==> flow/design.v <==
`timescale 1ns / 1ps
module ADD (
    input [31:0] a,
    input [31:0] b,
    output [32:0] sum
);
    assign sum = a + b;
endmodule
module SUB (
    input [31:0] a,
    input [31:0] b,
    output [32:0] diff
);
    assign diff = a - b;
endmodule
module AND (
    input [31:0] a,
    input [31:0] b,
    output [31:0] res
);
    assign res = a & b;
endmodule
module OR (
    input [31:0] a,
    input [31:0] b,
    output [31:0] res
);
    assign res = a | b;
endmodule
module XOR (
    input [31:0] a,
    input [31:0] b,
    output [31:0] res
);
    assign res = a ^ b;
endmodule
module NOT (
    input [31:0] a,
    output [31:0] res
);
    assign res = ~a;
endmodule
module SLA (
    input [31:0] a,
    input  b,
    output [31:0] res
);
    assign res = a << b;
endmodule
module SRA (
    input [31:0] a,
    input  b,
    output [31:0] res
);
    wire [31:0] y,resu;
    assign y = a;
    assign resu = y >> b;
    assign res = {a[31],resu[30:0]};
endmodule
module SRL (
    input [31:0] a,
    input  b,
    output [31:0] res
);
    assign res = a >> b;
endmodule
module ALU (
    input [31:0] a,
    input [31:0] b,
    input [3:0] opcode,
    input en,
    output reg [31:0] res
);
    wire [31:0] ano,oro,xoo,noo,slao,srao,srlo;
    wire [32:0] ado,suo;
    ADD func1(a,b,ado);
    SUB func2(a,b,suo);
    AND func3(a,b,ano);
    OR func4(a,b,oro);
    XOR func5(a,b,xoo);
    NOT func6(a,noo);
    SLA func7(a,b[0],slao);
    SRA func8(a,b[0],srao);
    SRL func9(a,b[0],srlo);
    always @(*) begin
        case(opcode)
            4'b0000: res = ado[31:0];
            4'b0001: res = suo[31:0];
            4'b0010: res = ano;
            4'b0011: res = oro;
            4'b0100: res = xoo;
            4'b0101: res = noo;
            4'b0110: res = slao;
            4'b0111: res = srao;
            4'b1000: res = srlo;
            4'b1001: res = a + 4;
            4'b1010: res = a - 4;
            4'b1011: res = a;
            default: res = 32'd0;
        endcase
    end
endmodule
module regBank (
    input clk,
    input reset,
    input [4:0] rd1,
    input [4:0] rd2,
    input [4:0] wr,
    input [31:0] data_in,
    input we,
    input re1,
    input re2,
    output [31:0] data_out1,
    output [31:0] data_out2,
    input [1:0] incdec
    );
    reg [31:0] regi [1:15];
    reg [31:0] sp;
    wire [31:0] temp = 32'd0;
    always @(posedge clk) begin
        if(we) begin
            if(wr != 5'd0 && wr < 5'd16) regi[wr] <= data_in;
        end
    end
    always @(posedge clk) begin
        if(reset) sp <= 32'd900;
        else if(incdec == 2'b01) begin
            sp <= sp + 32'd4;
        end
        else if(incdec == 2'b10) begin
            sp <= sp - 32'd4;
        end
        else if(we && wr == 5'd16) sp <= data_in;
    end
    function [31:0] rdreg(input [4:0] r);
        if(r == 5'd0 || r > 5'd16) rdreg = 32'd0;
        else if(r == 5'd16) rdreg = sp;
        else rdreg = regi[r[3:0]];
    endfunction
    assign data_out1 = re1 ? rdreg(rd1) : temp;
    assign data_out2 = re2 ? rdreg(rd2) : temp;
endmodule
module CheckReg (
    input clk,
    input re,
    input we,
    input [31:0] data_in,
    output [31:0] data_out
);
    reg [31:0] data;
    wire [31:0] temp = 32'd0;
    always @(posedge clk) begin
        if(we) data <= data_in;
    end
    assign data_out = re ? data : temp;
endmodule
module CheckRegR (
    input clk,
    input reset,
    input re,
    input we,
    input [31:0] data_in,
    output [31:0] data_out
);
    reg [31:0] data;
    wire [31:0] temp = 32'd0;
    always @(posedge clk) begin
        if(reset) data <= 32'd0;
        else if(we) data <= data_in;
    end
    assign data_out = re ? data : temp;
endmodule
module regdecoder (
    input [31:0] ir,
    output [4:0] rd1,
    output [4:0] rd2,
    output [4:0] wr
);
    assign rd1 = (ir[31:28] == 4'b0101 || ir[31:28] == 4'b0111)?5'b10000:ir[27:23];
    assign rd2 = (ir[31:28] == 4'b0110)?5'd16:(ir[31:28] == 4'b0101)?ir[27:23]:ir[22:18];
    assign wr = (ir[31:28] == 0) ? ir[17:13] : (ir[31:28] == 4'b0101)?ir[27:23]:ir[22:18];
endmodule
`timescale 1ns / 1ps
module signextend1 (
    input [13:0] imm1,
    input en,
    output [31:0] extout
);
    assign extout = imm1[13] ? {18'b111111111111111111,imm1} : {18'd0,imm1};
endmodule
module signextend2 (
    input [27:0] imm2,
    input en,
    output [31:0] extout
);
    assign extout = imm2[27] ? {{2'b11,imm2},{2'b00}} : {{2'd0,imm2},2'b00}; 
endmodule
module signextend3 (
    input [8:0] shamt,
    input en,
    output [31:0] extout
);
    assign extout = shamt[8] ? {23'b11111111111111111111111,shamt} : {23'd0,shamt};
endmodule
module signextend4 (
    input [18:0] shamt1,
    input en,
    output [31:0] extout
);
    assign extout = shamt1[18] ? {11'b11111111111,shamt1,2'd0} : {11'd0,shamt1,2'd0};
endmodule
module pcselect (
    input [31:0] lmdo,npco,
    input select,
    output [31:0] pco
);
    assign pco = (select == 1'b1) ? lmdo : npco;
endmodule
module Mux2_1 (
    input [31:0] in1,
    input [31:0] in2,
    input sel,
    output [31:0] out
);
    assign out = sel ? in2 : in1;
endmodule
module Mux4_1 (
    input [31:0] in1,
    input [31:0] in2,
    input [31:0] in3,
    input [31:0] in4,
    input [1:0] sel,
    output [31:0] out
);
    assign out = (sel == 2'b00) ? in1 : (sel == 2'b01) ? in2 : (sel == 2'b10) ? in3 : in4;
endmodule
`timescale 1ns / 1ps
module incr (
    input [31:0] in,
    output [31:0] out
);
    assign out = in + 4;
endmodule
module conditionb (
    input [31:0] val,
    input [2:0] cond,
    output flag
);
    assign flag = (cond == 3'b000) ? 1'b0 : (cond == 3'b001) ? (val[31] ) ? 1'b1 : 1'b0 : (cond == 3'b010) ? (val[31] == 0) ? 1'b1 : 1'b0 : (cond == 3'b011) ? (val == 0 ) ? 1'b1 : 1'b0 : 1'b1;
endmodule
`timescale 1ns / 1ps
module controlunit (
    input clk,
    input en,
    input reset,
    input [31:0] ir,
    output reg pcre,pcwe,npcre,npcwe,regbwe,regbre1,regbre2,sgen,alumux1sel,alumux2sel,aluoutre,aluoutwe,Are,Awe,Bre,Bwe,dmemwe,lmdre,lmdwe,reginmuxsel,irwe,
    output reg [1:0] immmuxsel,
    output reg [3:0] alusel,
    output reg [2:0] cond,
    output reg [1:0] incdec,
    output reg swap,select,
    output halted
);
    reg [3:0] mainstate;
    reg [3:0] substate;
    reg [31:0] irst;
    assign halted = (mainstate == 4'd12);
    always @(posedge clk) begin
        if(reset) begin
            mainstate <= 4'd0;
            substate <= 4'd0;
            {pcre,pcwe,npcre,npcwe,regbwe,regbre1,regbre2,sgen,alumux1sel,alumux2sel,aluoutre,aluoutwe,Are,Awe,Bre,Bwe,dmemwe,lmdre,lmdwe,reginmuxsel,irwe} <= 21'd0;
            immmuxsel <= 2'd0;
            alusel <= 4'd0;
            cond <= 3'd0;
            incdec <= 2'd0;
            swap <= 1'b0;
            select <= 1'b0;
        end
        else begin
        case (mainstate)
            4'd0: begin
                if(en) begin
                pcre <= 1;
                npcwe <= 1;
                irwe <= 1;
                mainstate <= 4'd1;
                end
            end 
            4'd1: begin
                pcre <= 1;
                npcwe <= 0;
                irwe <= 0;
                mainstate <= 4'd2;
                select <= 1'd0;
            end
            4'd2: begin
                irst <= ir;
                if(ir[31:28] == 4'b1000) mainstate <= 4'd4;
                else mainstate <= ir[31:28] + 3;
                pcre <= 0;
            end
            4'd3: begin
                case (substate)
                    4'd0: begin
                        regbwe <= 0;
                        regbre1 <= 1;
                        regbre2 <= 1;
                        substate <= 4'd1;
                        sgen <= 1'b1;
                        Awe <= 1;
                        Bwe <= 1;
                        immmuxsel <= 2'b10;
                    end 
                    4'd1: begin
                        regbre1 <= 0;
                        regbre2 <= 0;
                        substate <= 4'd2;
                        Awe <= 0;
                        Bwe <= 0;
                        Are <= 1;
                        Bre <= 1;
                        alumux1sel <= 0;
                        alumux2sel <= 0;
                        alusel <= irst[3:0];
                    end
                    4'd2: begin
                        substate <= 4'd3;
                        aluoutwe <= 1;
                    end
                    4'd3: begin
                        substate <= 4'd4;
                        aluoutwe <= 0;
                        aluoutre <= 1;
                        reginmuxsel <= 1;
                        cond <= 3'b000;
                        npcre <= 1;
                        pcwe <= 1;
                        regbwe <= 1;
                    end
                    4'd4: begin
                        substate <= 4'd0;
                        mainstate <= 4'd0;
                        aluoutre <= 0;
                        reginmuxsel <= 0;
                        cond <= 3'b000;
                        npcre <= 0;
                        pcwe <= 0;
                        regbwe <= 0;
                    end
                    default: 
                    substate <= 4'd0;
                endcase
            end
            4'd4: begin
                case (substate)
                    4'd0: begin
                        regbwe <= 0;
                        regbre1 <= 1;
                        regbre2 <= 0;
                        substate <= 4'd1;
                        sgen <= 1'b1;
                        Awe <= 1;
                        Bwe <= 0;
                        immmuxsel <= 2'b00;
                    end
                    4'd1: begin
                        regbre1 <= 0;
                        substate <= 4'd2;
                        Awe <= 0;
                        Are <= 1;
                        alumux1sel <= 0;
                        alumux2sel <= 1;
                        alusel <= irst[3:0];
                    end
                    4'd2: begin
                        substate <= 4'd3;
                        aluoutwe <= 1;
                    end
                    4'd3: begin
                        substate <= 4'd4;
                        aluoutwe <= 0;
                        aluoutre <= 1;
                        reginmuxsel <= 1;
                        cond <= 3'b000;
                        npcre <= 1;
                        pcwe <= 1;
                        regbwe <= 1;
                    end
                    4'd4: begin
                        substate <= 4'd0;
                        mainstate <= 4'd0;
                        aluoutre <= 0;
                        reginmuxsel <= 0;
                        cond <= 3'b000;
                        npcre <= 0;
                        pcwe <= 0;
                        regbwe <= 0;
                    end
                    default:
                    substate <= 4'd0;
                endcase
            end 
            4'd5 : begin
                case (substate)
                    4'd0: begin
                        regbwe <= 0;
                        regbre1 <= 1;
                        regbre2 <= 1;
                        substate <= 4'd1;
                        sgen <= 1'b1;
                        Awe <= 1;
                        Bwe <= 1;
                        immmuxsel <= 2'b00;
                    end
                    4'd1: begin
                        regbre1 <= 0;
                        regbre2 <= 0;
                        substate <= 4'd2;
                        Awe <= 0;
                        Are <= 1;
                        Bwe <= 0;
                        Bre <= 1;
                        alumux1sel <= 0;
                        alumux2sel <= 1;
                        alusel <= 4'd0;
                    end
                    4'd2: begin
                        substate <= 4'd3;
                        aluoutwe <= 1;
                    end
                    4'd3: begin
                        aluoutwe <= 0;
                        aluoutre <= 1;
                        cond <= 3'b000;
                        npcre <= 1;
                        pcwe <= 1;
                        if(irst[0]==0) begin
                            substate <= 4'd4;
                            lmdwe <= 1'b1;
                            lmdre <= 1'b1;
                            reginmuxsel <= 1'b0;
                        end
                        else begin
                            substate <= 4'd5;
                            dmemwe <= 1'b1;
                        end
                    end
                    4'd4: begin
                        lmdwe <= 1'b0;
                        regbwe <= 1'b1;
                        substate <= 4'd6;
                    end
                    4'd5: begin
                        dmemwe <= 1'b0;
                        regbwe <= 1'b0;
                        substate <= 4'd6;
                    end
                    4'd6: begin
                        substate <= 4'd0;
                        mainstate <= 4'd0;
                        aluoutre <= 0;
                        cond <= 3'b000;
                        npcre <= 0;
                        pcwe <= 0;
                        regbwe <= 0;
                    end
                    default:
                    substate <= 4'd0;
                endcase
            end
            4'd6 : begin
                case (substate)
                    4'd0: begin
                        sgen <= 1'b1;
                        regbwe <= 0;
                        immmuxsel <= 2'b01;
                        substate <= 4'd1;
                        npcre <= 1'b1;
                        alumux1sel <= 1'b1;
                        alumux2sel <= 1'b1;
                        alusel <= 4'd0;
                        aluoutwe <= 1'b1;
                    end 
                    4'd1: begin
                        substate <= 4'd2;
                        aluoutwe <= 0;
                        aluoutre <= 1'b1;
                        cond <= 3'b100;
                        pcwe <= 1'b1;
                        regbwe <= 1'b0;
                    end
                    4'd2: begin
                        substate <= 4'd0;
                        aluoutre <= 0;
                        cond <= 3'b000;
                        npcre <= 0;
                        pcwe <= 0;
                        regbwe <= 0;
                        mainstate <= 4'd0;
                    end
                    default: 
                    substate <= 4'd0;
                endcase
            end
            4'd7: begin
                case (substate)
                    4'd0: begin
                        regbwe <= 0;
                        regbre1 <= 1;
                        regbre2 <= 0;
                        substate <= 4'd1;
                        sgen <= 1'b1;
                        Awe <= 1;
                        Bwe <= 0;
                        immmuxsel <= 2'b11;
                    end
                    4'd1: begin
                        regbre1 <= 0;
                        substate <= 4'd2;
                        npcre <= 1'b1;
                        Awe <= 0;
                        Are <= 1;
                        alumux1sel <= 1;
                        alumux2sel <= 1;
                        alusel <= 4'd0;
                        aluoutwe <= 1'b1;
                        cond <= irst[2:0] + 1;
                    end
                    4'd2: begin
                        substate <= 4'd3;
                        aluoutwe <= 0;
                        aluoutre <= 1'b1;
                        pcwe <= 1'b1;
                        regbwe <= 1'b0;
                    end
                    4'd3: begin
                        substate <= 4'd0;
                        aluoutre <= 0;
                        cond <= 3'b000;
                        npcre <= 0;
                        pcwe <= 0;
                        regbwe <= 0;
                        mainstate <= 4'd0;
                    end
                    default: 
                    substate <= 4'd0;
                endcase
            end
            4'd8: begin
                case (substate)
                    4'd0: begin
                        regbwe <= 0;
                        regbre1 <= 0;
                        regbre2 <= 1;
                        Awe <= 0;
                        Bwe <= 1;
                        if(irst[0] == 1'b0) begin
                        incdec <= 2'b10;
                        substate <= 4'd1;
                        end
                        else begin
                        incdec <= 2'b01;
                        substate <= 4'd2;
                        end
                    end
                    4'd1: begin
                        regbre2 <= 0;
                        substate <= 4'd3;
                        Are <= 1;
                        aluoutwe <= 1'b0;
                        regbre1 <= 1'b1;
                        Awe <= 1'b1;
                        alumux1sel <= 1'b0;
                        alusel <= 4'b1001;
                        incdec <= 2'b00;
                        Bwe <= 1'b0;
                    end
                    4'd3: begin
                        regbre2 <= 0;
                        substate <= 4'd4;
                        Are <= 1;
                        aluoutwe <= 1'b1;
                        regbre1 <= 1'b0;
                        Awe <= 1'b0;
                    end
                    4'd4: begin
                        substate <= 4'd5;
                        aluoutre <= 1'b1;
                        Bre <= 1;
                        dmemwe <= 1'b1;
                        npcre <= 1'b1;
                        pcwe <= 1'b1;
                        cond <= 3'b000;
                    end
                    4'd5: begin
                        substate <= 4'd0;
                        mainstate <= 4'd0;
                        aluoutre <= 0;
                        dmemwe <= 1'b0;
                        npcre <= 0;
                        pcwe <= 0;
                        cond <= 3'b000;
                    end
                    4'd2: begin
                        regbre2 <= 0;
                        substate <= 4'd6;
                        Are <= 1;
                        aluoutwe <= 1'b0;
                        regbre1 <= 1'b1;
                        Awe <= 1'b1;
                        alumux1sel <= 1'b0;
                        alusel <= 4'b1011;
                        incdec <= 2'b00;
                    end
                    4'd6: begin
                        regbre2 <= 0;
                        substate <= 4'd7;
                        Are <= 1;
                        aluoutwe <= 1'b1;
                        regbre1 <= 1'b0;
                        Awe <= 1'b0;
                    end
                    4'd7: begin
                        substate <= 4'd8;
                        aluoutre <= 1'b1;
                        Bre <= 0;
                        npcre <= 1'b1;
                        pcwe <= 1'b1;
                        cond <= 3'b000;
                        lmdwe <= 1'b1;
                    end
                    4'd8: begin
                        substate <= 4'd9;
                        aluoutre <= 0;
                        npcre <= 0;
                        pcwe <= 0;
                        cond <= 3'b000;
                        lmdwe <= 1'b0;
                        lmdre <= 1'b1;
                        reginmuxsel <= 1'b0;
                        regbwe <= 1'b1;
                    end
                    4'd9: begin
                        substate <= 4'd0;
                        mainstate <= 4'd0;
                        lmdre <= 1'b0;
                        reginmuxsel <= 1'b0;
                        regbwe <= 1'b0;
                        cond <= 3'b000;
                        npcre <= 0;
                        pcwe <= 0;
                        Bwe <= 0;
                    end
                    default: 
                    substate <= 4'd0;
                endcase
            end
            4'd9: begin
                case (substate)
                    4'd0: begin
                        incdec <= 2'b00;
                        regbwe <= 0;
                        substate <= 4'd1;
                        sgen <= 1'b1;
                        npcre <= 1'b1;
                    end 
                    4'd1: begin
                        substate <= 4'd2;
                        regbre2 <= 1'b1;
                        Awe <= 1;
                        Bwe <= 1;
                        alumux1sel <= 1'b1;
                        alusel <= 4'b1011;
                        Are <= 1'b1;
                        Bre <= 1'b1;
                        incdec <= 2'b00;
                    end
                    4'd2: begin
                        substate <= 4'd3;
                        aluoutwe <= 1'b1;
                        aluoutre <= 1'b1;
                        regbre1 <= 1'b0;
                        Awe <= 1'b0;
                        Bwe <= 1'b0;
                    end
                    4'd3: begin
                        substate <= 4'd4;
                        aluoutwe <= 1'b0;
                        aluoutre <= 1'b1;
                        swap <= 1'b1;
                        dmemwe <= 1'b1;
                    end
                    4'd4: begin
                        substate <= 4'd5;
                        aluoutre <= 1;
                        dmemwe <= 1'b1;
                        swap <= 1'b1;
                        npcre <= 1'b1;
                        pcwe <= 1'b0;
                        cond <= 3'b000;
                    end
                    4'd5: begin
                        swap <= 0;
                        dmemwe <= 0;
                        substate <= 4'd6;
                        npcre <= 1'b1;
                        cond <= 3'b000;
                        sgen <= 1'b1;
                        immmuxsel <= 2'b01;
                        alumux1sel <= 1'b1;
                        alumux2sel <= 1'b1;
                        alusel <= 4'b0000;
                        aluoutwe <= 1'b1;
                        aluoutre <= 1'b1;
                        incdec <= 2'b10;
                    end
                    4'd6: begin
                        substate <= 4'd7;
                        aluoutwe <= 1'b0;
                        aluoutre <= 1'b1;
                        Awe <= 1'b0;
                        Bwe <= 1'b0;
                        cond <= 3'b100;
                        regbwe <= 1'b0;
                        pcwe <= 1'b1;
                        incdec <= 2'b00;
                    end
                    4'd7: begin
                        substate <= 4'd0;
                        aluoutre <= 0;
                        cond <= 3'b000;
                        npcre <= 0;
                        pcwe <= 0;
                        regbwe <= 0;
                        mainstate <= 4'd0;
                    end
                    default:
                    substate <= 4'd0; 
                endcase
            end
            4'd10: begin
                case (substate)
                    4'd0: begin
                        substate <= 4'd1;
                        regbre1 <= 1'b1;
                        Awe <= 1'b1;
                        Are <= 1'b1;
                        alumux1sel <= 1'b0;
                        alusel <= 4'b1001;
                        incdec <= 2'b00;
                    end
                    4'd1: begin
                        substate <= 4'd2;
                        aluoutwe <= 1'b1;
                        aluoutre <= 1'b1;
                        regbre1 <= 1'b0;
                        Awe <= 1'b0;
                        incdec <= 2'b01;
                    end
                    4'd2: begin
                        substate <= 4'd3;
                        aluoutwe <= 1'b0;
                        aluoutre <= 1'b1;
                        regbre2 <= 1'b0;
                        Bwe <= 1'b0;
                        Bre <= 1'b0;
                        incdec <= 2'b00;
                        lmdwe <= 1'b1;
                    end
                    4'd3: begin
                        substate <= 4'd4;
                        aluoutre <= 0;
                        lmdwe <= 1'b0;
                        lmdre <= 1'b1;
                        reginmuxsel <= 1'b0;
                        regbwe <= 1'b0;
                        select <= 1'b1;
                        cond <= 3'b000;
                        npcre <= 1'b1;
                        pcwe <= 1'b1;
                    end
                    4'd4: begin
                        substate <= 4'd0;
                        mainstate <= 4'd0;
                        lmdre <= 1'b0;
                        select <= 1'b0;
                        pcwe <= 0;
                    end
                    default: 
                    substate <= 4'd0;
                endcase
            end
            4'd12: begin
                mainstate <= mainstate;
            end
            4'd13: begin
                case (substate)
                    4'd0: begin
                        cond <= 3'b000;
                        npcre <= 1'b1;
                        pcwe <= 1'b1;
                        substate <= 4'd1;
                    end 
                    4'd1: begin
                        substate <= 0;
                        mainstate <= 0;
                        npcre <= 0;
                        pcwe <= 0;
                    end
                    default: 
                    substate <= 4'd0;
                endcase
            end
        endcase
    end
    end
endmodule
`timescale 1ns / 1ps
module topmodule (
    input clk,
    input en,reset,
    output [31:0] imem_addr,
    input  [31:0] imem_rdata,
    output [31:0] dmem_addr,
    output [31:0] dmem_wdata,
    output dmem_we,
    input  [31:0] dmem_rdata,
    output halted
);
    wire pcre,pcwe,npcre,npcwe,regbwe,regbre1,regbre2,sgen,alumux1sel,alumux2sel,aluoutre,aluoutwe,Are,Awe,Bre,Bwe,dmemwe,lmdre,lmdwe,reginmuxsel,irwe,swap,select;
    wire [1:0] immmuxsel,incdec;
    wire [3:0] alusel;
    wire [2:0] cond;
    wire [31:0] ir;
    controlunit cu(clk,en,reset,ir,pcre,pcwe,npcre,npcwe,regbwe,regbre1,regbre2,sgen,alumux1sel,alumux2sel,aluoutre,aluoutwe,Are,Awe,Bre,Bwe,dmemwe,lmdre,lmdwe,reginmuxsel,irwe,immmuxsel,alusel,cond,incdec,swap,select,halted);
    datapath dp(clk,reset,pcre,pcwe,npcre,npcwe,regbwe,regbre1,regbre2,sgen,alumux1sel,alumux2sel,aluoutre,aluoutwe,Are,Awe,Bre,Bwe,dmemwe,lmdre,lmdwe,reginmuxsel,irwe,immmuxsel,cond,alusel,ir,incdec,swap,select,
                imem_addr,imem_rdata,dmem_addr,dmem_wdata,dmem_we,dmem_rdata);
endmodule
`timescale 1ns / 1ps
module datapath (
    input clk,
    input reset,
    input pcre,pcwe,npcre,npcwe,regbwe,regbre1,regbre2,sgen,alumux1sel,alumux2sel,aluoutre,aluoutwe,Are,Awe,Bre,Bwe,dmemwe,lmdre,lmdwe,reginmuxsel,irwe,
    input [1:0] immmuxsel,
    input[2:0] cond,
    input [3:0] alusel,
    output [31:0] dpout,
    input [1:0] incdec,
    input swap,select,
    output [31:0] imem_addr,
    input  [31:0] imem_rdata,
    output [31:0] dmem_addr,
    output [31:0] dmem_wdata,
    output dmem_we,
    input  [31:0] dmem_rdata
);
    wire [4:0] rd1,rd2,wr;
    wire flag;
    wire [31:0] pcdatout,npcout,pcplus4,irout,inst,regbdata_out1,regbdata_out2,sg1out,sg2out,sg3out,sg4out,siexval,alumux1out,alumux2out,aluresult,aluoutout,Aout,Bout,dmemout,pcdatin,lmdout,regbdata_in,pcin;
    CheckRegR pc(clk,reset,pcre,pcwe,pcdatin,pcdatout);
    incr pcp4(pcdatout,pcplus4);
    CheckReg npc(clk,npcre,npcwe,pcplus4,npcout);
    assign imem_addr = pcdatout;
    assign inst = imem_rdata;
    assign dpout = inst;
    CheckReg ir(clk,1'b1,irwe,inst,irout);
    regdecoder rd(irout,rd1,rd2,wr);
    regBank regb(clk,reset,rd1,rd2,wr,regbdata_in,regbwe,regbre1,regbre2,regbdata_out1,regbdata_out2,incdec);
    CheckReg A(clk,Are,Awe,regbdata_out1,Aout);
    CheckReg B(clk,Bre,Bwe,regbdata_out2,Bout);
    signextend1 sg1(irout[17:4],sgen,sg1out);
    signextend2 sg2(irout[27:0],sgen,sg2out);
    signextend3 sg3(irout[12:4],sgen,sg3out);
    signextend4 sg4(irout[22:4],sgen,sg4out);
    Mux4_1 immmux(sg1out,sg2out,sg3out,sg4out,immmuxsel,siexval);
    Mux2_1 alumux1(Aout,npcout,alumux1sel,alumux1out);
    Mux2_1 alumux2(Bout,siexval,alumux2sel,alumux2out);
    ALU alu(alumux1out,alumux2out,alusel,1'b1,aluresult);
    CheckReg aluout(clk,aluoutre,aluoutwe,aluresult,aluoutout);
    assign dmem_addr = swap ? Bout : aluoutout;
    assign dmem_wdata = swap ? aluoutout : Bout;
    assign dmem_we = dmemwe;
    assign dmemout = dmem_rdata;
    CheckReg LMD(clk,lmdre,lmdwe,dmemout,lmdout);
    conditionb cdb(Aout,cond,flag);
    Mux2_1 pcmux(npcout,aluoutout,flag,pcin);
    pcselect selector(lmdout,pcin,select,pcdatin);
    Mux2_1 reginmux(lmdout,aluoutout,reginmuxsel,regbdata_in);
endmodule
From RTL to reports: topmodule
Tool output for the design above before and after an edit, in the order of the flow.
Lines under "unedited" count in the file above, lines under "edited" in the edited file.
"difference" is "edited" less "unedited", of the values as shown.
The mark - stands for no value.
- top: topmodule
- clock: clk
- standard-cell library: sky130hd
- corner: tt_025C_1v80

Edit of the RTL
Unified diff, file above to edited file.
The edit is scripted: it alters the design's behaviour and was not made to optimise anything.
begin of diff
@@ -63,5 +63,5 @@
     output [31:0] res
 );
-    assign res = a >> b;
+    assign res = a >> 2;
 endmodule
 module ALU (
end of diff

Word level
Source: Yosys, flattened and elaborated, memories not mapped. Widths are those after wreduce. Registers that Yosys merges into a memory's read port (data or address) are not register bits. Print and check cells do not count. Equal cells are merged and count once.
Yosys's memory passes give these memory sizes; they may raise the number of words (mostly to a power of two), join words into wider ones and drop unused or constant bits.
- bit counts (what ; unedited ; edited ; difference):
    flip-flop bits (word level) ; 300 ; 300 ; 0
    bits in writable memories ; 480 ; 480 ; 0
    memories kept ; 1 ; 1 ; 0
    input port bits ; 67 ; 67 ; 0
    output and inout bits ; 98 ; 98 ; 0
- cells by class (what ; unedited ; edited ; difference):
    $add $sub $neg ; 9 ; 9 ; 0
    magnitude comparators ; 3 ; 3 ; 0
    equal/unequal tests ; 131 ; 131 ; 0
    shifts and indexed selects ; 2 ; 2 ; 0
    multiplexer cells ; 159 ; 159 ; 0
    bitwise gates (word level) ; 7 ; 7 ; 0
    reduce/logical cells ; 98 ; 98 ; 0
- memory list (what ; unedited ; edited):
    words x width with read and write ports ; dp.regb.regi 15 x 32 bit 2R1W ; dp.regb.regi 15 x 32 bit 2R1W
- operator list (kind ; unedited ; edited ; difference):
    right shift 32 x 1 -> 32 bit ; 1 ; 0 ; -1
    right shift 32 x 1 -> 31 bit ; 0 ; 1 ; +1
Operator kinds equal on both sides are left out: 81.

Longest topological paths
Yosys ltp: most cells in a row. Word level: on the elaborated netlist, between registers, memories and ports. Mapped: between sequential cells and ports; inverters and the memories' decode and read muxes count.
- logic depth (what ; unedited ; edited ; difference):
    depth in word-level cells ; 9 ; 9 ; 0
    ABC_AREA ; 0 ; 0 ; -
    mapped depth ; 21 ; 24 ; +3
    gate-level depth less buffers ; 19 ; 21 ; +2

Synthesis result
Source: synth_stat.txt of the flow (Yosys; design flattened, memories mapped). It holds for the ABC_AREA given above (unset counts as 0); a run with the other value may have another netlist.
- synthesis totals (what ; unedited ; edited ; difference):
    standard cells after synthesis ; 4789 ; 4869 ; +80
    synthesis area (µm²) ; 47426.7 ; 47440.5 ; +13.8
    sequential area (µm²) ; 22521.6 ; 22521.6 ; 0.0
    mapped flip-flops ; 787 ; 787 ; 0
    buffers ; 424 ; 444 ; +20
- cell types (cell ; unedited ; edited ; difference):
    sky130_fd_sc_hd__nand2_1 ; 369 ; 414 ; +45
    sky130_fd_sc_hd__clkbuf_1 ; 331 ; 374 ; +43
    sky130_fd_sc_hd__mux2i_1 ; 311 ; 269 ; -42
    sky130_fd_sc_hd__nor2_1 ; 304 ; 334 ; +30
    sky130_fd_sc_hd__o221ai_1 ; 238 ; 267 ; +29
    sky130_fd_sc_hd__nand3_1 ; 185 ; 213 ; +28
    sky130_fd_sc_hd__a221oi_1 ; 25 ; 53 ; +28
    sky130_fd_sc_hd__a21oi_1 ; 245 ; 230 ; -15
    sky130_fd_sc_hd__inv_1 ; 112 ; 124 ; +12
    sky130_fd_sc_hd__or3_1 ; 20 ; 8 ; -12
    sky130_fd_sc_hd__a211oi_1 ; 153 ; 142 ; -11
    sky130_fd_sc_hd__nand2b_1 ; 71 ; 61 ; -10
    sky130_fd_sc_hd__buf_2 ; 28 ; 18 ; -10
    sky130_fd_sc_hd__o31ai_1 ; 21 ; 13 ; -8
    sky130_fd_sc_hd__a22oi_1 ; 44 ; 37 ; -7
    sky130_fd_sc_hd__nor2b_1 ; 28 ; 35 ; +7
    sky130_fd_sc_hd__o211ai_1 ; 120 ; 114 ; -6
    sky130_fd_sc_hd__nand4_1 ; 23 ; 17 ; -6
Cell types equal on both sides are left out: 15.
Not every row of either side is listed.
The figures by module come from a second, unflattened synthesis with its own total; it is not the netlist above.
- unflattened totals (what ; unedited ; edited ; difference):
    cells (unflattened synthesis) ; 4639 ; 4636 ; -3
    area total of the unflattened synthesis (µm²) ; 55253.0 ; 54961.5 ; -291.5
Each row is one instance without its submodules.
- modules, unedited (module ; instances ; cells ; area (µm²) ; sequential area (µm²)):
    regBank ; 1 ; 1563 ; 25652.1 ; 15054.4
    CheckReg ; 6 ; 67 ; 1216.2 ; 960.9
    ALU ; 1 ; 613 ; 4177.8 ; 0.0
    controlunit ; 1 ; 512 ; 3704.8 ; 1061.0
    Mux2_1 ; 4 ; 36 ; 544.3 ; 0.0
    SUB ; 1 ; 302 ; 2024.4 ; 0.0
    ADD ; 1 ; 274 ; 1901.8 ; 0.0
    CheckRegR ; 1 ; 138 ; 1375.1 ; 640.6
    datapath ; 1 ; 105 ; 1328.8 ; 0.0
    Mux4_1 ; 1 ; 39 ; 814.5 ; 0.0
    incr ; 1 ; 84 ; 590.6 ; 0.0
    pcselect ; 1 ; 36 ; 544.3 ; 0.0
    SLA ; 1 ; 36 ; 535.5 ; 0.0
    SRL ; 1 ; 36 ; 535.5 ; 0.0
unedited: Modules not listed: 12.
- modules, edited (module ; instances ; cells ; area (µm²) ; sequential area (µm²)):
    regBank ; 1 ; 1563 ; 25652.1 ; 15054.4
    CheckReg ; 6 ; 67 ; 1216.2 ; 960.9
    ALU ; 1 ; 613 ; 4177.8 ; 0.0
    controlunit ; 1 ; 512 ; 3704.8 ; 1061.0
    Mux2_1 ; 4 ; 36 ; 544.3 ; 0.0
    SUB ; 1 ; 302 ; 2024.4 ; 0.0
    ADD ; 1 ; 274 ; 1901.8 ; 0.0
    CheckRegR ; 1 ; 138 ; 1375.1 ; 640.6
    datapath ; 1 ; 105 ; 1328.8 ; 0.0
    Mux4_1 ; 1 ; 39 ; 814.5 ; 0.0
    incr ; 1 ; 84 ; 590.6 ; 0.0
    pcselect ; 1 ; 36 ; 544.3 ; 0.0
    SLA ; 1 ; 36 ; 535.5 ; 0.0
    SRA ; 1 ; 35 ; 390.4 ; 0.0
edited: Modules not listed: 12.

Timing after synthesis
OpenSTA on the mapped netlist: ideal clock, no wires. The path of least setup slack (recovery checks aside). Input and output delay are each 20% of the period. Register names are those of the netlist, which keeps one name where synthesis merged equal registers.
- timing path post-synthesis (what ; unedited ; edited ; difference):
    path type ; flip-flop to flip-flop ; flip-flop to flip-flop ; -
    from ; register cu.alusel[1] ; register cu.Bre ; -
    to ; register dp.aluout.data[28] ; register dp.aluout.data[23] ; -
    clock period (ns) ; 5.5 ; 5.5 ; 0.0
    time at the first pin (ns) ; 0.000 ; 0.000 ; 0.000
    arrival (ns) ; 4.571 ; 4.554 ; -0.017
    required time (ns) ; 5.229 ; 5.239 ; +0.010
    slack (ns) ; 0.658 ; 0.685 ; +0.027
    delay of the path (ns) ; 4.842 ; 4.815 ; -0.027
    stages on the path ; 16 ; 22 ; +6
    path buffers ; 3 ; 3 ; 0
    synthesis period reached (ns) ; 4.842 ; 4.815 ; -0.027
"delay of the path" = arrival - input delay + setup time.
"stages on the path": output pins that drive a net of the path, with the launching flip-flop's if there is one; two outputs of one cell count as two.
"synthesis period reached" = period - worst setup slack (recovery checks aside). The figure is calculated, with input and output delays left at 20% of the set period.
The rows between start and end are the longest chain of elaborated cells between them; the timing report does not say that the signal goes this way. Where chains are equally long, one stands for them.
A line is the first line of the expression or statement that the cell stems from. Yosys adds cells for indexed reads and writes and turns some case tables into memories.
At most two assigning lines are given for a register; there are more.
On the way, post-synthesis, unedited:
- cells stage by stage: sky130_fd_sc_hd__dfxtp_1 -> sky130_fd_sc_hd__clkbuf_1 -> sky130_fd_sc_hd__clkbuf_1 -> sky130_fd_sc_hd__nand2_1 -> sky130_fd_sc_hd__nor2_1 -> sky130_fd_sc_hd__ha_1 -> sky130_fd_sc_hd__clkbuf_1 -> sky130_fd_sc_hd__a21o_1 -> sky130_fd_sc_hd__a221o_1 -> sky130_fd_sc_hd__a31oi_1 -> sky130_fd_sc_hd__a211oi_1 -> sky130_fd_sc_hd__a211o_1 -> sky130_fd_sc_hd__a41oi_1 -> sky130_fd_sc_hd__mux2i_1 -> sky130_fd_sc_hd__a2111oi_0 -> sky130_fd_sc_hd__o21ai_1
- length of the longest elaborated chain at 2
- elaborated cells on any way between the ends at 13
- noted source lines of those cells: 1
- classes of those cells: eq/ne (11); mux (1); reduce/logical (1)
- ends and longest elaborated chain, post-synthesis, unedited (what ; RTL line ; text):
    from (decl) ; 259 ; output reg [3:0] alusel,
    from (assign) ; 326 ; alusel <= irst[3:0];
    from (assign) ; 375 ; alusel <= irst[3:0];
    equality test 4 bit ; 86 ; case(opcode)
    parallel mux 32 bit (select 12 bit) ; 86 ;
    to (assign) ; 153 ; if(we) data <= data_in;
    to (decl) ; 150 ; reg [31:0] data;
On the way, post-synthesis, edited:
- cells stage by stage: sky130_fd_sc_hd__dfxtp_1 -> sky130_fd_sc_hd__clkbuf_1 -> sky130_fd_sc_hd__clkbuf_1 -> sky130_fd_sc_hd__clkbuf_1 -> sky130_fd_sc_hd__nand2_1 -> sky130_fd_sc_hd__o22ai_1 -> sky130_fd_sc_hd__inv_1 -> sky130_fd_sc_hd__ha_1 -> sky130_fd_sc_hd__nand3_1 -> sky130_fd_sc_hd__nand2_1 -> sky130_fd_sc_hd__xnor2_1 -> sky130_fd_sc_hd__ha_1 -> sky130_fd_sc_hd__a21o_1 -> sky130_fd_sc_hd__a21oi_1 -> sky130_fd_sc_hd__o21ai_0 -> sky130_fd_sc_hd__a221o_1 -> sky130_fd_sc_hd__a31oi_1 -> sky130_fd_sc_hd__a21oi_1 -> sky130_fd_sc_hd__or2_2 -> sky130_fd_sc_hd__a21oi_1 -> sky130_fd_sc_hd__xnor2_1 -> sky130_fd_sc_hd__a221o_1
- length of the longest elaborated chain at 4
- elaborated cells on any way between the ends at 10
- noted source lines of those cells: 10
- classes of those cells: add/sub (2); shift (2); mux (3); logic (3)
- ends and longest elaborated chain, post-synthesis, edited (what ; RTL line ; text):
    from (decl) ; 257 ; output reg pcre,pcwe,npcre,npcwe,regbwe,regbre1,regbre2,sgen,alumux1sel,alumux2sel,aluoutre,aluoutwe,Are,Awe,B ...
    from (assign) ; 323 ; Bre <= 1;
    from (assign) ; 424 ; Bre <= 1;
    2-to-1 mux 32 bit ; 155 ; assign data_out = re ? data : temp;
    2-to-1 mux 32 bit ; 225 ; assign out = sel ? in2 : in1;
    subtractor 32 bit ; 14 ; assign diff = a - b;
    parallel mux 32 bit (select 12 bit) ; 86 ; case(opcode)
    to (assign) ; 153 ; if(we) data <= data_in;
    to (decl) ; 150 ; reg [31:0] data;

Timing after layout
Path of least setup slack in the final report of each run of pair 1 (OpenROAD, finished layout, wires in). Where an end is a register, its clock arrival counts in the times.
- timing path post-layout (what ; unedited ; edited ; difference):
    path type ; flip-flop to flip-flop ; flip-flop to flip-flop ; -
    from ; register cu.immmuxsel ; register cu.immmuxsel ; -
    to ; register dp.aluout.data[26] ; register dp.aluout.data[23] ; -
    clock period (ns) ; 5.5 ; 5.5 ; 0.0
    time at the first pin (ns) ; 0.68 ; 0.69 ; +0.01
    arrival (ns) ; 5.86 ; 5.60 ; -0.26
    required time (ns) ; 6.06 ; 5.94 ; -0.12
    slack (ns) ; 0.20 ; 0.34 ; +0.14
    stages on the path ; 20 ; 19 ; -1
    path buffers ; 1 ; 1 ; 0
An end named without its bit number is one bit of that signal or, where synthesis recoded a state register, one of its new flip-flops.
The rows between start and end are the longest chain of elaborated cells between them; the timing report does not say that the signal goes this way. Where chains are equally long, one stands for them.
At most two assigning lines are given for a register; there are more.
On the way, post-layout, unedited:
- cells stage by stage: sky130_fd_sc_hd__dfxtp_1 -> sky130_fd_sc_hd__buf_4 -> sky130_fd_sc_hd__inv_2 -> sky130_fd_sc_hd__a21oi_1 -> sky130_fd_sc_hd__o22a_1 -> sky130_fd_sc_hd__inv_1 -> sky130_fd_sc_hd__nor3_2 -> sky130_fd_sc_hd__nand3_1 -> sky130_fd_sc_hd__o41a_1 -> sky130_fd_sc_hd__xnor2_1 -> sky130_fd_sc_hd__ha_1 -> sky130_fd_sc_hd__a21o_1 -> sky130_fd_sc_hd__a21oi_1 -> sky130_fd_sc_hd__o21ai_0 -> sky130_fd_sc_hd__o41ai_2 -> sky130_fd_sc_hd__a21oi_1 -> sky130_fd_sc_hd__a41o_1 -> sky130_fd_sc_hd__and2_1 -> sky130_fd_sc_hd__or4b_1 -> sky130_fd_sc_hd__nand3_1
- length of the longest elaborated chain at 7
- elaborated cells on any way between the ends at 15
- classes of those cells: add/sub (2); eq/ne (2); shift (2); mux (5); logic (3); reduce/logical (1)
- ends and longest elaborated chain, post-layout, unedited (what ; RTL line ; text):
    from (decl) ; 258 ; output reg [1:0] immmuxsel,
    from (assign) ; 274 ; immmuxsel <= 2'd0;
    from (assign) ; 314 ; immmuxsel <= 2'b10;
    equality test 2 bit ; 235 ; assign out = (sel == 2'b00) ? in1 : (sel == 2'b01) ? in2 : (sel == 2'b10) ? in3 : in4;
    2-to-1 mux 32 bit (3 in a row) ; 235 ;
    2-to-1 mux 32 bit ; 225 ; assign out = sel ? in2 : in1;
    subtractor 32 bit ; 14 ; assign diff = a - b;
    parallel mux 32 bit (select 12 bit) ; 86 ; case(opcode)
    to (assign) ; 153 ; if(we) data <= data_in;
    to (decl) ; 150 ; reg [31:0] data;
On the way, post-layout, edited:
- cells stage by stage: sky130_fd_sc_hd__dfxtp_1 -> sky130_fd_sc_hd__and2b_1 -> sky130_fd_sc_hd__o211ai_1 -> sky130_fd_sc_hd__o221ai_1 -> sky130_fd_sc_hd__buf_4 -> sky130_fd_sc_hd__nor4b_1 -> sky130_fd_sc_hd__and4b_1 -> sky130_fd_sc_hd__nor2_1 -> sky130_fd_sc_hd__xnor2_1 -> sky130_fd_sc_hd__ha_1 -> sky130_fd_sc_hd__and3_1 -> sky130_fd_sc_hd__and3_1 -> sky130_fd_sc_hd__a22o_1 -> sky130_fd_sc_hd__a31oi_2 -> sky130_fd_sc_hd__a21oi_2 -> sky130_fd_sc_hd__or2_2 -> sky130_fd_sc_hd__a21oi_1 -> sky130_fd_sc_hd__xnor2_1 -> sky130_fd_sc_hd__a221o_1
- length of the longest elaborated chain at 7
- elaborated cells on any way between the ends at 15
- noted source lines of those cells: 10
- classes of those cells: add/sub (2); eq/ne (2); shift (2); mux (5); logic (3); reduce/logical (1)
- ends and longest elaborated chain, post-layout, edited (what ; RTL line ; text):
    from (decl) ; 258 ; output reg [1:0] immmuxsel,
    from (assign) ; 274 ; immmuxsel <= 2'd0;
    from (assign) ; 314 ; immmuxsel <= 2'b10;
    equality test 2 bit ; 235 ; assign out = (sel == 2'b00) ? in1 : (sel == 2'b01) ? in2 : (sel == 2'b10) ? in3 : in4;
    2-to-1 mux 32 bit (3 in a row) ; 235 ;
    2-to-1 mux 32 bit ; 225 ; assign out = sel ? in2 : in1;
    subtractor 32 bit ; 14 ; assign diff = a - b;
    parallel mux 32 bit (select 12 bit) ; 86 ; case(opcode)
    to (assign) ; 153 ; if(we) data <= data_in;
    to (decl) ; 150 ; reg [31:0] data;

Layout results
Both versions went through the flow (Yosys, OpenROAD) with the same settings in each pair. Constraints: input delay and output delay 20% of the set period each, output load 0.01 pF.
Flow settings, pair 1:
- noted CORE_UTILIZATION: 40
- PLACE_DENSITY: 0.6
- period_ns: 5.5
- CAP_MARGIN: 20
- CORE_MARGIN at 2
- noted SLEW_MARGIN: 20
- final reports, pair 1 (what ; unedited ; edited ; difference):
    post-synthesis cell area (µm²) ; 47426.7 ; 47440.5 ; +13.8
    area inside the die boundary (µm²) ; 121337.0 ; 121372.0 ; +35.0
    std-cell area (final layout) (µm²) ; 54491.0 ; 54375.9 ; -115.1
    final utilization (%) ; 46.3 ; 46.1 ; -0.2
    setup slack of the critical path (ns) ; 0.197 ; 0.338 ; +0.141
    worst hold slack (ns) ; 0.479 ; 0.478 ; -0.001
    achieved period (ns) ; 5.303 ; 5.162 ; -0.141
Flow settings, pair 2:
- CELL_PAD_IN_SITES_DETAIL_PLACEMENT at 1
- CELL_PAD_IN_SITES_GLOBAL_PLACEMENT at 2
- noted CORE_UTILIZATION: 31
- CTS_CLUSTER_DIAMETER at 52
- CTS_CLUSTER_SIZE: 96
- noted GPL_ROUTABILITY_DRIVEN: 0
- GPL_TIMING_DRIVEN at 0
- MAX_ROUTING_LAYER: met4
- noted PLACE_DENSITY_LB_ADDON: 0.25
- SETUP_SLACK_MARGIN at 0.74
- period_ns: 3.52
- CAP_MARGIN: 20
- CORE_MARGIN at 2
- noted SLEW_MARGIN: 20
- final reports, pair 2 (what ; unedited ; edited ; difference):
    post-synthesis cell area (µm²) ; 47426.7 ; 47440.5 ; +13.8
    area inside the die boundary (µm²) ; 156136.0 ; 156179.0 ; +43.0
    std-cell area (final layout) (µm²) ; 63833.7 ; 65175.0 ; +1341.3
    final utilization (%) ; 42.0 ; 42.9 ; +0.9
    setup slack of the critical path (ns) ; -1.307 ; -1.300 ; +0.007
    worst hold slack (ns) ; 0.480 ; 0.465 ; -0.015
    achieved period (ns) ; 4.827 ; 4.820 ; -0.007
"achieved period" is the run's clock period less its worst setup slack. It is reckoned from that one timing run; input and output delays stay at 20% of the period that was set.
